==> flow/design.v <==
module PIEZO_reality_and_damedame(RESETN,CLK_1MHZ,A,T,SONG );
input RESETN,CLK_1MHZ,A,T;
output SONG;
reg SONG;
reg BUFF,BUFF2;
reg [10:0] freq,freq2;
reg [31:0] CNT_SOUND,CNT_SOUND2;
integer CLK_COUNT,CLK_COUNT2;
integer scale,scale2;
always @(*)
begin
if(A&&~T)
	SONG = BUFF;
else if(~A&&T)
	SONG = BUFF2;	
else 
	SONG =0;
end
always @( posedge CLK_1MHZ)
begin
	case(scale)
		-2: freq <= 0;
		-1: freq <= 0;
		0: freq <= 1012;	 
		1:	freq <= 1516;	  
		2:	freq <= 955;		  
		3: freq <= 1012;	  
		4: freq <= 1136;	  
		5: freq <= 1275;	  
		6: freq <= 1012;	  
		7: freq <= 0;	     
		8: freq <= 1607;	  
		9: freq <= 955;		  
		10: freq <= 1012;	  
		11: freq <= 1136;	  
		12: freq <= 1275;	  
		13: freq <= 1012;	  
		14: freq <= 675;	  
		15: freq <= 758;	  
		16: freq <= 1012;	  
		17: freq <= 0;	 	  
		18: freq <= 1516;	  
		19: freq <= 1351;	  
		20: freq <= 1275;	  
		21: freq <= 1012;	  
		22: freq <= 1136;	  
		23: freq <= 1204;	  
		24: freq <= 1136;	  
		25: freq <= 0;	  
		26: freq <= 1516;	  
		27: freq <= 758;	  
		28: freq <= 851;	  
		29: freq <= 902;	  
		30: freq <= 851;	  
		31: freq <= 0;	  
		32: freq <= 1275;	  
		33: freq <= 851;	  
		34: freq <= 955;	  
		35: freq <= 1012;	  
		36: freq <= 955;	  
		37: freq <= 1012;	  
		38: freq <= 1136;	  
		39: freq <= 0;	 	  
		40: freq <= 1012;	  
		41: freq <= 1516;	  
		42: freq <= 955;	  
		43: freq <= 1012;	  
		44: freq <= 1136;	  
		45: freq <= 1275;	  
		46: freq <= 1012;	  
		47: freq <= 0;	     
		48: freq <= 1607;	  
		49: freq <= 955;	 
		50: freq <= 1012;	  
		51: freq <= 1136;	  
		52: freq <= 1275;	  
		53: freq <= 1012;	  
		54: freq <= 675;	  
		55: freq <= 758;	  
		56: freq <= 1012;	  
		57: freq <= 0;	 	  
		58: freq <= 1516;	  
		59: freq <= 1351;	  
		60: freq <= 1275;	  
		61: freq <= 1012;	  
		62: freq <= 1136;	  
		63: freq <= 1204;	  
		64: freq <= 1136;	  
		65: freq <= 0;	  
		66: freq <= 1516;	  
		67: freq <= 758;	  
		68: freq <= 851;	  
		69: freq <= 902;	  
		70: freq <= 851;	  
		71: freq <= 0;	  
		72: freq <= 1275;	  
		73: freq <= 851;	  
		74: freq <= 955;	  
		75: freq <= 1012;	  
		76: freq <= 1136;	  
		77: freq <= 1275;	  
		78: freq <= 1275;	  
		79: freq <= 0;       
		default: freq <= 0;
	endcase
	case(scale2)
		-2: freq2 <= 0;
		-1: freq2 <= 0;	 
		0: freq2 <= 955;	  
		1: freq2 <= 851;	  
		2: freq2 <= 955;	  
		3: freq2 <= 758;	  
		4: freq2 <= 758;	  
		5: freq2 <= 758;	  
		6: freq2 <= 758;	  
		7: freq2 <= 758;	  
		8: freq2 <= 0;	  
		8: freq2 <= 0;	  
		9: freq2 <= 955;	  
		10: freq2 <= 955;	  
		11: freq2 <= 1012;	
		12: freq2 <= 1012;	
		13: freq2 <= 1012;	
		14: freq2 <= 1012;	
		15: freq2 <= 955;	 
		16: freq2 <= 955;	 
		17: freq2 <= 851;	 
		18: freq2 <= 851;	 
		19: freq2 <= 1136;	  
		20: freq2 <= 1275;	  
		21: freq2 <= 1275;	 
		22: freq2 <= 1275;	 
		23: freq2 <= 1275;	 
		24: freq2 <= 1275;	 
		25: freq2 <= 1275;	 
		26: freq2 <= 1275;	 
		27: freq2 <= 0;	  
		28: freq2 <= 0;	  
		29: freq2 <= 0;	  
		30: freq2 <= 0;	  
		31: freq2 <= 1275;	  
		32: freq2 <= 1431;	  
		33: freq2 <= 1516;	  
		34: freq2 <= 1431;	  
		35: freq2 <= 1431;	  
		36: freq2 <= 1431;	  
		37: freq2 <= 1431;	  
		38: freq2 <= 1431;	  
		39: freq2 <= 0;	  
		40: freq2 <= 0;	  
		41: freq2 <= 1136;	  
		42: freq2 <= 1136;	  
		43: freq2 <= 1012;	 
		44: freq2 <= 1012;	 
		45: freq2 <= 1012;	 
		46: freq2<= 1012;	 
		47: freq2<= 758;	  
		48: freq2 <= 758;	  
		49: freq2 <= 1012;	 
		50: freq2 <= 1012;	 
		51: freq2 <= 851;	 
		52:	freq2 <= 955;	 
		53:	freq2 <= 955;	 
		54:	freq2 <= 955;	 
		55:	freq2 <= 955;	 
		56:	freq2 <= 955;	 
		57:	freq2 <= 955;	 
		58:	freq2 <= 955;	 
		59:	freq2 <= 0;	  
		60:	freq2 <= 0;	  
		61:	freq2 <= 0;	  
		62:	freq2 <= 0;	  
		63:	freq2 <= 955;	 
		64:	freq2 <= 851;	 
		65:	freq2 <= 955;	 
		66:	freq2 <= 758;	  
		67:	freq2 <= 758;	  
		68:	freq2 <= 758;	  
		69:	freq2 <= 758;	  
		70:	freq2 <= 758;	  
		71:	freq2 <= 0;	  
		72:	freq2 <= 0;	  
		73:	freq2 <= 1136;	  
		74:	freq2 <= 1012;	 
		75:	freq2 <= 955;	 
		76:	freq2 <= 955;	 
		77:	freq2 <= 955;	 
		78:	freq2 <= 955;	 
		79:	freq2 <= 851;	 
		80:	freq2 <= 851;	 
		81:	freq2 <= 851;	 
		82:	freq2 <= 851;	 
		83:	freq2 <= 1275;	  
		84:	freq2 <= 1275;	  
		85:	freq2 <= 851;	 
		86:	freq2 <= 851;	 
		87:	freq2 <= 955;	 
		88:	freq2 <= 955;	 
		89:	freq2 <= 955;	 
		90:	freq2 <= 955;	 
		91:	freq2 <= 955;	 
		92:	freq2 <= 955;	 
		93:	freq2 <= 0;	  
		94:	freq2 <= 0;	  
		95:	freq2<= 0;	  
		96:	freq2<= 0;	  
		97:	freq2 <= 1516;	  
		98:	freq2 <= 1431;	  
		99:	freq2 <= 1275;	  
	100:	freq2 <= 1431;	  
	101:	freq2 <= 955;	 
	102:	freq2 <= 955;	 
	103:	freq2 <= 955;	 
	104:	freq2 <= 955;	 
	105:	freq2 <= 955;	 
	106:	freq2 <= 955;	 
	107:	freq2 <= 0;	  
	108:	freq2 <= 0;	  
	109:	freq2 <= 0;	  
	110:	freq2 <= 0;	  
	111:	freq2 <= 0;	  
	112:	freq2 <= 0;	  
	113:	freq2 <= 1516;	 
	114:	freq2<= 1431;	 
	115:	freq2 <= 1275;	  
	116:	freq2 <= 1431;	  
	117:	freq2 <= 851;	 
	118:	freq2 <= 851;	 
	119:	freq2 <= 851;	 
	120:	freq2 <= 851;	 
	121:	freq2 <= 851;	 
	122:	freq2 <= 851;	 
	123:	freq2 <= 0;	  
	124:	freq2 <= 0;	  
	125:	freq2 <= 0;	  
	126:	freq2 <= 0;	  
	127:	freq2 <= 851;	 
	128:	freq2 <= 955;	 
	129:	freq2 <= 1012;	 
	130:	freq2<= 955;	 
	default: freq <= 0;
	endcase		
end
always @(negedge RESETN or posedge CLK_1MHZ)
begin
	if(RESETN==1'b0)
		begin
				scale <= -2;
				BUFF <= 0;
				CNT_SOUND <= 0;
				CLK_COUNT <= 0;
		end
	else
		begin
			if(A)
				begin
					if( scale== -2 || scale == -1||
						 scale == 1|| scale == 2|| scale == 4|| scale == 5 || scale == 7 ||
						 scale == 8|| scale == 9|| scale == 11|| scale == 12|| scale == 15||
						 scale == 17|| scale == 18|| scale == 19|| scale == 20|| scale == 21||
						 scale ==23|| scale ==25|| scale == 26|| scale == 27|| scale == 29||
						 scale ==31|| scale ==32|| scale ==33|| scale ==35 || scale ==37 ||
						 scale ==41|| scale ==42|| scale == 44|| scale == 45|| scale == 47||
						 scale == 48|| scale == 49|| scale == 51|| scale == 52|| scale == 55||
						 scale ==57|| scale ==58|| scale == 59|| scale == 60|| scale == 61||
						 scale ==63|| scale ==65|| scale == 66|| scale == 67|| scale == 69||
						 scale ==71|| scale ==72|| scale == 73|| scale == 75 )
						 begin
								if( (CLK_COUNT < 300000) )         
									begin
										if(CNT_SOUND >= freq)   
											begin
												CNT_SOUND <= 0;   
												BUFF <= ~BUFF;					
												CLK_COUNT <= CLK_COUNT+1; 
											end				
										else   
											begin
												CNT_SOUND <=CNT_SOUND +1;  
												CLK_COUNT <= CLK_COUNT+1;
											end
									end						
								else  
									begin
										CLK_COUNT <= 0;	
										CNT_SOUND <= 0;	
										scale <= scale + 1;
									end
						end
					else if(scale == 3|| scale == 6|| scale ==10|| scale ==22 || scale ==24 ||
						 scale ==28|| scale ==30|| scale == 34|| scale == 39|| scale == 43||
						 scale == 46|| scale == 50|| scale == 62|| scale == 64|| scale == 68 ||scale == 70||
						 scale ==74|| scale ==77|| scale == 79)
							begin
								if( (CLK_COUNT < 600000) )         
									begin
										if(CNT_SOUND >= freq)   
											begin
												CNT_SOUND <= 0;   
												BUFF <= ~BUFF;					
												CLK_COUNT <= CLK_COUNT+1; 
											end				
										else   
											begin
												CNT_SOUND <=CNT_SOUND +1;  
												CLK_COUNT <= CLK_COUNT+1;
											end
									end						
								else  
									begin
										CLK_COUNT <= 0;	
										CNT_SOUND <= 0;
										scale <= scale + 1;
									end
							end	
					else if(scale == 0|| scale ==14|| scale ==36|| scale ==40 || scale ==54 ||
						 scale ==76)
						 begin
								if( (CLK_COUNT < 900000) )         
									begin
										if(CNT_SOUND >= freq)   
											begin
												CNT_SOUND <= 0;   
												BUFF <= ~BUFF;					
												CLK_COUNT <= CLK_COUNT+1; 
											end				
										else   
											begin
												CNT_SOUND <=CNT_SOUND +1;  
												CLK_COUNT <= CLK_COUNT+1;
											end
									end						
								else  
									begin
										CLK_COUNT <= 0;	
										CNT_SOUND <= 0;	
										scale <= scale + 1;
									end
							end
					else if(scale == 13|| scale ==16|| scale ==38|| scale ==53 || scale ==56 ||
						 scale ==78)
						 begin
								if( (CLK_COUNT < 1200000) )         
									begin
										if(CNT_SOUND >= freq)   
											begin
												CNT_SOUND <= 0;   
												BUFF <= ~BUFF;					
												CLK_COUNT <= CLK_COUNT+1; 
											end				
										else   
											begin
												CNT_SOUND <=CNT_SOUND +1;  
												CLK_COUNT <= CLK_COUNT+1;
											end
									end						
								else  
									begin
										CLK_COUNT <= 0;	
										CNT_SOUND <= 0;	
										scale <= scale + 1;
									end
						 end
					else       
						begin
							scale <= -2;
							BUFF  <= 0;
							CNT_SOUND <= 0;
							CLK_COUNT <= 0;
						end
				end
				else 
					begin
							scale <= -2;
							BUFF  <= 0;
							CNT_SOUND <= 0;
							CLK_COUNT <= 0;
					end
			end
end
always @(negedge RESETN or posedge CLK_1MHZ)
begin
	if(RESETN==1'b0)
		begin
				scale2<= -2;
				BUFF2 <= 0;
				CNT_SOUND2 <= 0;
				CLK_COUNT2 <= 0;
		end
	else
		begin	
			if(T)
				begin
					if(scale2 < 131) 
						begin
							if( (CLK_COUNT2 < 250000) )        
											begin
												if(CNT_SOUND2 >= freq2)   
													begin
														CNT_SOUND2 <= 0;   
														BUFF2 <= ~BUFF2;					
														CLK_COUNT2 <= CLK_COUNT2+1; 
													end				
												else   
													begin
														CNT_SOUND2 <=CNT_SOUND2 +1;  
														CLK_COUNT2 <= CLK_COUNT2+1;
													end
												end						
							else 
								begin
									CLK_COUNT2 <= 0;	
									CNT_SOUND2 <= 0;	
									scale2 <= scale2 + 1;
								end
						end
					else
						begin
							CLK_COUNT2 <= 0;	
							CNT_SOUND2 <= 0;	
							scale2 <= -2;
						end
				end
				else
					begin
						scale2<= -2;
						BUFF2 <= 0;
						CNT_SOUND2 <= 0;
						CLK_COUNT2 <= 0;
					end
	  end
end
endmodule
* Reports on PIEZO_reality_and_damedame
The steps from the RTL of PIEZO_reality_and_damedame to its reports follow in flow order. Line numbers count from 1 in the design file above. Operators: Yosys type, input widths -> output width; for muxes data width and select width s. Library cell names are shortened. The mark -- stands for no value.
Inputs: top PIEZO_reality_and_damedame, clock port CLK_1MHZ, standard-cell library sky130hd, library corner tt_025C_1v80

* Word-level counts
Yosys after proc, flatten, opt, wreduce and memory -nomap, before mapping. Memory bits, and registers merged into a memory's read port (data or address), are not among the register bits. Print and check cells are not counted.
Bit counts: register bits after elaboration 216, input port bits 4, output and inout bits 1, elaborated cells 487
Operators by class: add/sub/neg operators 6, order comparisons 8, equal/unequal tests 294, muxes and demuxes 56, bitwise logic cells 4, reduce/logical cells 109
Operators by type and width (count):
- $eq 32x7->1 const B | 109
- $eq 32x6->1 const B | 77
- $mux 32 | 38
- $eq 32x5->1 const B | 37
- $eq 32x4->1 const B | 20
- $eq 32x8->1 const B | 19
- $eq 32x3->1 const B | 9
- $eq 32x2->1 const B | 6
- $reduce_or 133->1 | 1
- $pmux 11 s12 | 1
- $add 32x2->32 const B | 4
- $pmux 11 s9 | 1
- $eq 32x1->1 const B | 3
- $logic_not 32->1 | 3
- $logic_or 1x1->1 | 78
- $add 32x1->32 const B | 2
- $ge 32x11->1 | 2
- $lt 32x21->1 const B | 2
- $eq 32x32->1 const B | 2
- $reduce_or 12->1 | 3
- $reduce_or 33->1 | 1
- $lt 32x19->1 const B | 1
- $lt 32x20->1 const B | 1
- $lt 32x22->1 const B | 1
- $lt 32x9->1 const B | 1
- $reduce_or 10->1 | 3
- $reduce_or 29->1 | 1
- $reduce_or 18->1 | 1
Other operator kinds: 21; their cells: 50.

* Depth
Yosys ltp: most cells in a row. Word level: on the elaborated netlist, between registers, memories and ports. Mapped: between sequential cells and ports; inverters and the memories' decode and read muxes count.
Logic depth: depth in word-level cells 53, ABC_AREA 0, depth in mapped cells 15, depth with buffers taken out 12

* Mapped cells and area
Yosys stat after the flow's synthesis: flattened, memories mapped to cells. It holds for the ABC_AREA given above (unset counts as 0); a run with the other value may have another netlist.
Cells by type:
- dfrtp_1 | count 132, total area 3.3E+03 um2
- dfstp_2 | count 62, total area 1.63E+03 um2
- nor2_1 | count 167, total area 626.851 um2
- xor2_1 | count 62, total area 543.021 um2
- ha_1 | count 34, total area 425.408 um2
- nand3_1 | count 85, total area 425.408 um2
- nand2_1 | count 107, total area 401.635 um2
- edfxtp_1 | count 11, total area 330.317 um2
- xnor2_1 | count 36, total area 315.302 um2
- o21ai_0 | count 48, total area 240.23 um2
- dfxtp_1 | count 11, total area 220.211 um2
- nor4_1 | count 34, total area 212.704 um2
- a21oi_1 | count 40, total area 200.192 um2
- and3_1 | count 32, total area 200.192 um2
- inv_1 | count 51, total area 191.434 um2
- a211oi_1 | count 21, total area 157.651 um2
- nand4_1 | count 24, total area 150.144 um2
- clkbuf_1 | count 39, total area 146.39 um2
Other cell types: 60; their cells: 278.
Mapped netlist: cells in the netlist 1274, synthesis area 11717.5 um2, area of sequential cells 5482.8 um2, flip-flop cells 216

* Timing after synthesis
OpenSTA on the mapped netlist: ideal clock, no wires. The path of least setup slack (recovery checks aside). Input and output delay are each 20% of the period. Register names are those of the netlist, which keeps one name where synthesis merged equal registers.
Timing path post-synthesis: kind input -> output, from input port A, to output port SONG, period 10000 ps, external input delay 2000 ps, arrival 2304 ps, slack 5696 ps, path delay 304 ps, driving pins on the path 2, buffers on the path 0, synthesis period reached 4304 ps
"path delay" is the arrival time less input delay plus setup time. A path that ends at an output port has no setup time. "driving pins on the path" counts driving pins, that of a launching flip-flop among them; a cell with two outputs on the path counts twice. "synthesis period reached" = period - worst setup slack (recovery checks aside). The figure is calculated, with input and output delays left at 20% of the set period. Between the ends stands the longest chain of elaborated cells between them, by number of cells; it is not shown to be the way that was timed. Of several equally long chains one is given. A line is the first line of the expression or statement that the cell stems from. Yosys adds cells for indexed reads and writes and turns some case tables into memories.
On the way, post-synthesis: path through nand2_1 -> o21ai_0, length of the longest elaborated chain 4
Ends and longest elaborated chain, post-synthesis:
- start, declared | line 2 | input RESETN,CLK_1MHZ,A,T;
- $not 1->1 | line 14 | else if(~A&&T)
- $logic_and 1x1->1 | line 14
- $mux 1 | line 14
- $mux 1 | line 12 | if(A&&~T)
- end, declared | line 3 | output SONG;

* Worst path after layout
Path of least setup slack in the final report of stored run 2 (OpenROAD, finished layout, wires in). Where an end is a register, its clock arrival counts in the times. The path's times are printed in steps of 10 ps; the period is the one set.
Timing path after layout: kind register -> register, from register scale[1], to register CNT_SOUND[2], period 3590 ps, library setup time 70 ps, arrival 3810 ps, slack 260 ps, driving pins on the path 13, buffers on the path 0
Between the ends stands the longest chain of elaborated cells between them, by number of cells; it is not shown to be the way that was timed. Of several equally long chains one is given. A register here has more assigning lines than the two given.
On the way, after layout: path through dfstp_2 -> inv_1 -> ha_1 -> nand2b_1 -> o21ai_0 -> a221o_1 -> a221oi_1 -> a31oi_1 -> o21a_1 -> nor4_2 -> o21ai_2 -> or2_2 -> nor2_1, length of the longest elaborated chain 53
Ends and longest elaborated chain, after layout:
- start, declared | line 9 | integer scale,scale2;
- start, assigned | line 248 | scale <= -2;
- start, assigned | line 287 | scale <= scale + 1;
- $eq 32x2->1 | line 257 | if( scale== -2 || scale == -1||
- $logic_or 1x1->1 x50 | line 257
- $mux 32 | line 257
- $mux 32 | line 255 | if(A)
- end, assigned | line 279 | CNT_SOUND <=CNT_SOUND +1;
- end, assigned | line 305 | CNT_SOUND <=CNT_SOUND +1;
- end, declared | line 7 | reg [31:0] CNT_SOUND,CNT_SOUND2;

Measured results for PIEZO_reality_and_damedame: 3 stored runs of the Yosys and OpenROAD flow on sky130hd. The settings differ; the order carries no meaning. The constraints put input and output delay at 20% of the set period each and load the outputs with 0.01 pF.
"achieved clock period" = clock period - worst setup slack. The figure is calculated, with input and output delays left at 20% of the set period.
"worst setup path time": the worst setup path's part of the clock period (all of it between registers, 20% less for each end at a port) less its slack. A launch clock that arrives late makes it longer, a capture clock that arrives late makes it shorter.
"power" rests on the timing tool's default activity at the inputs, not on a simulated workload.
"worst setup path time" is given in steps of 10 ps.
[stored run 1] settings: ABC_AREA=1, CELL_PAD_IN_SITES_DETAIL_PLACEMENT=1, CELL_PAD_IN_SITES_GLOBAL_PLACEMENT=1, CORE_MARGIN=5, CORE_UTILIZATION=55, GPL_TIMING_DRIVEN=0, PLACE_DENSITY_LB_ADDON=0.29, SETUP_SLACK_MARGIN=0.54, TNS_END_PERCENT=65, period_ns=3.01, CAP_MARGIN=20, SLEW_MARGIN=20
[stored run 1] result: did not finish, routing stopped with ODB-0269
[stored run 2] settings: ABC_AREA=0, CORE_MARGIN=7, CORE_UTILIZATION=19, GPL_ROUTABILITY_DRIVEN=0, HOLD_SLACK_MARGIN=0.19, PLACE_DENSITY_LB_ADDON=0.16, SLEW_MARGIN=5, period_ns=3.59, CAP_MARGIN=20
[stored run 2] result: chip area after synthesis (Yosys) 11717.5 um2, die area 68819.7 um2, standard-cell area of the final layout 14119.8 um2, utilization 23.3 %, worst setup slack after layout 259 ps, total negative slack 0 ps, power 5.432 mW, achieved clock period 3331 ps, worst setup path time 3330 ps, worst setup path kind register -> register
[stored run 3] settings: CORE_UTILIZATION=44, CTS_CLUSTER_SIZE=93, period_ns=8.73, CAP_MARGIN=20, CORE_MARGIN=2, SLEW_MARGIN=20
[stored run 3] result: chip area after synthesis (Yosys) 11717.5 um2, die area 27952.5 um2, standard-cell area of the final layout 13005.0 um2, utilization 49.8 %, worst setup slack after layout 3651 ps, total negative slack 0 ps, power 2.151 mW, achieved clock period 5079 ps, worst setup path time 1590 ps, worst setup path kind input -> output
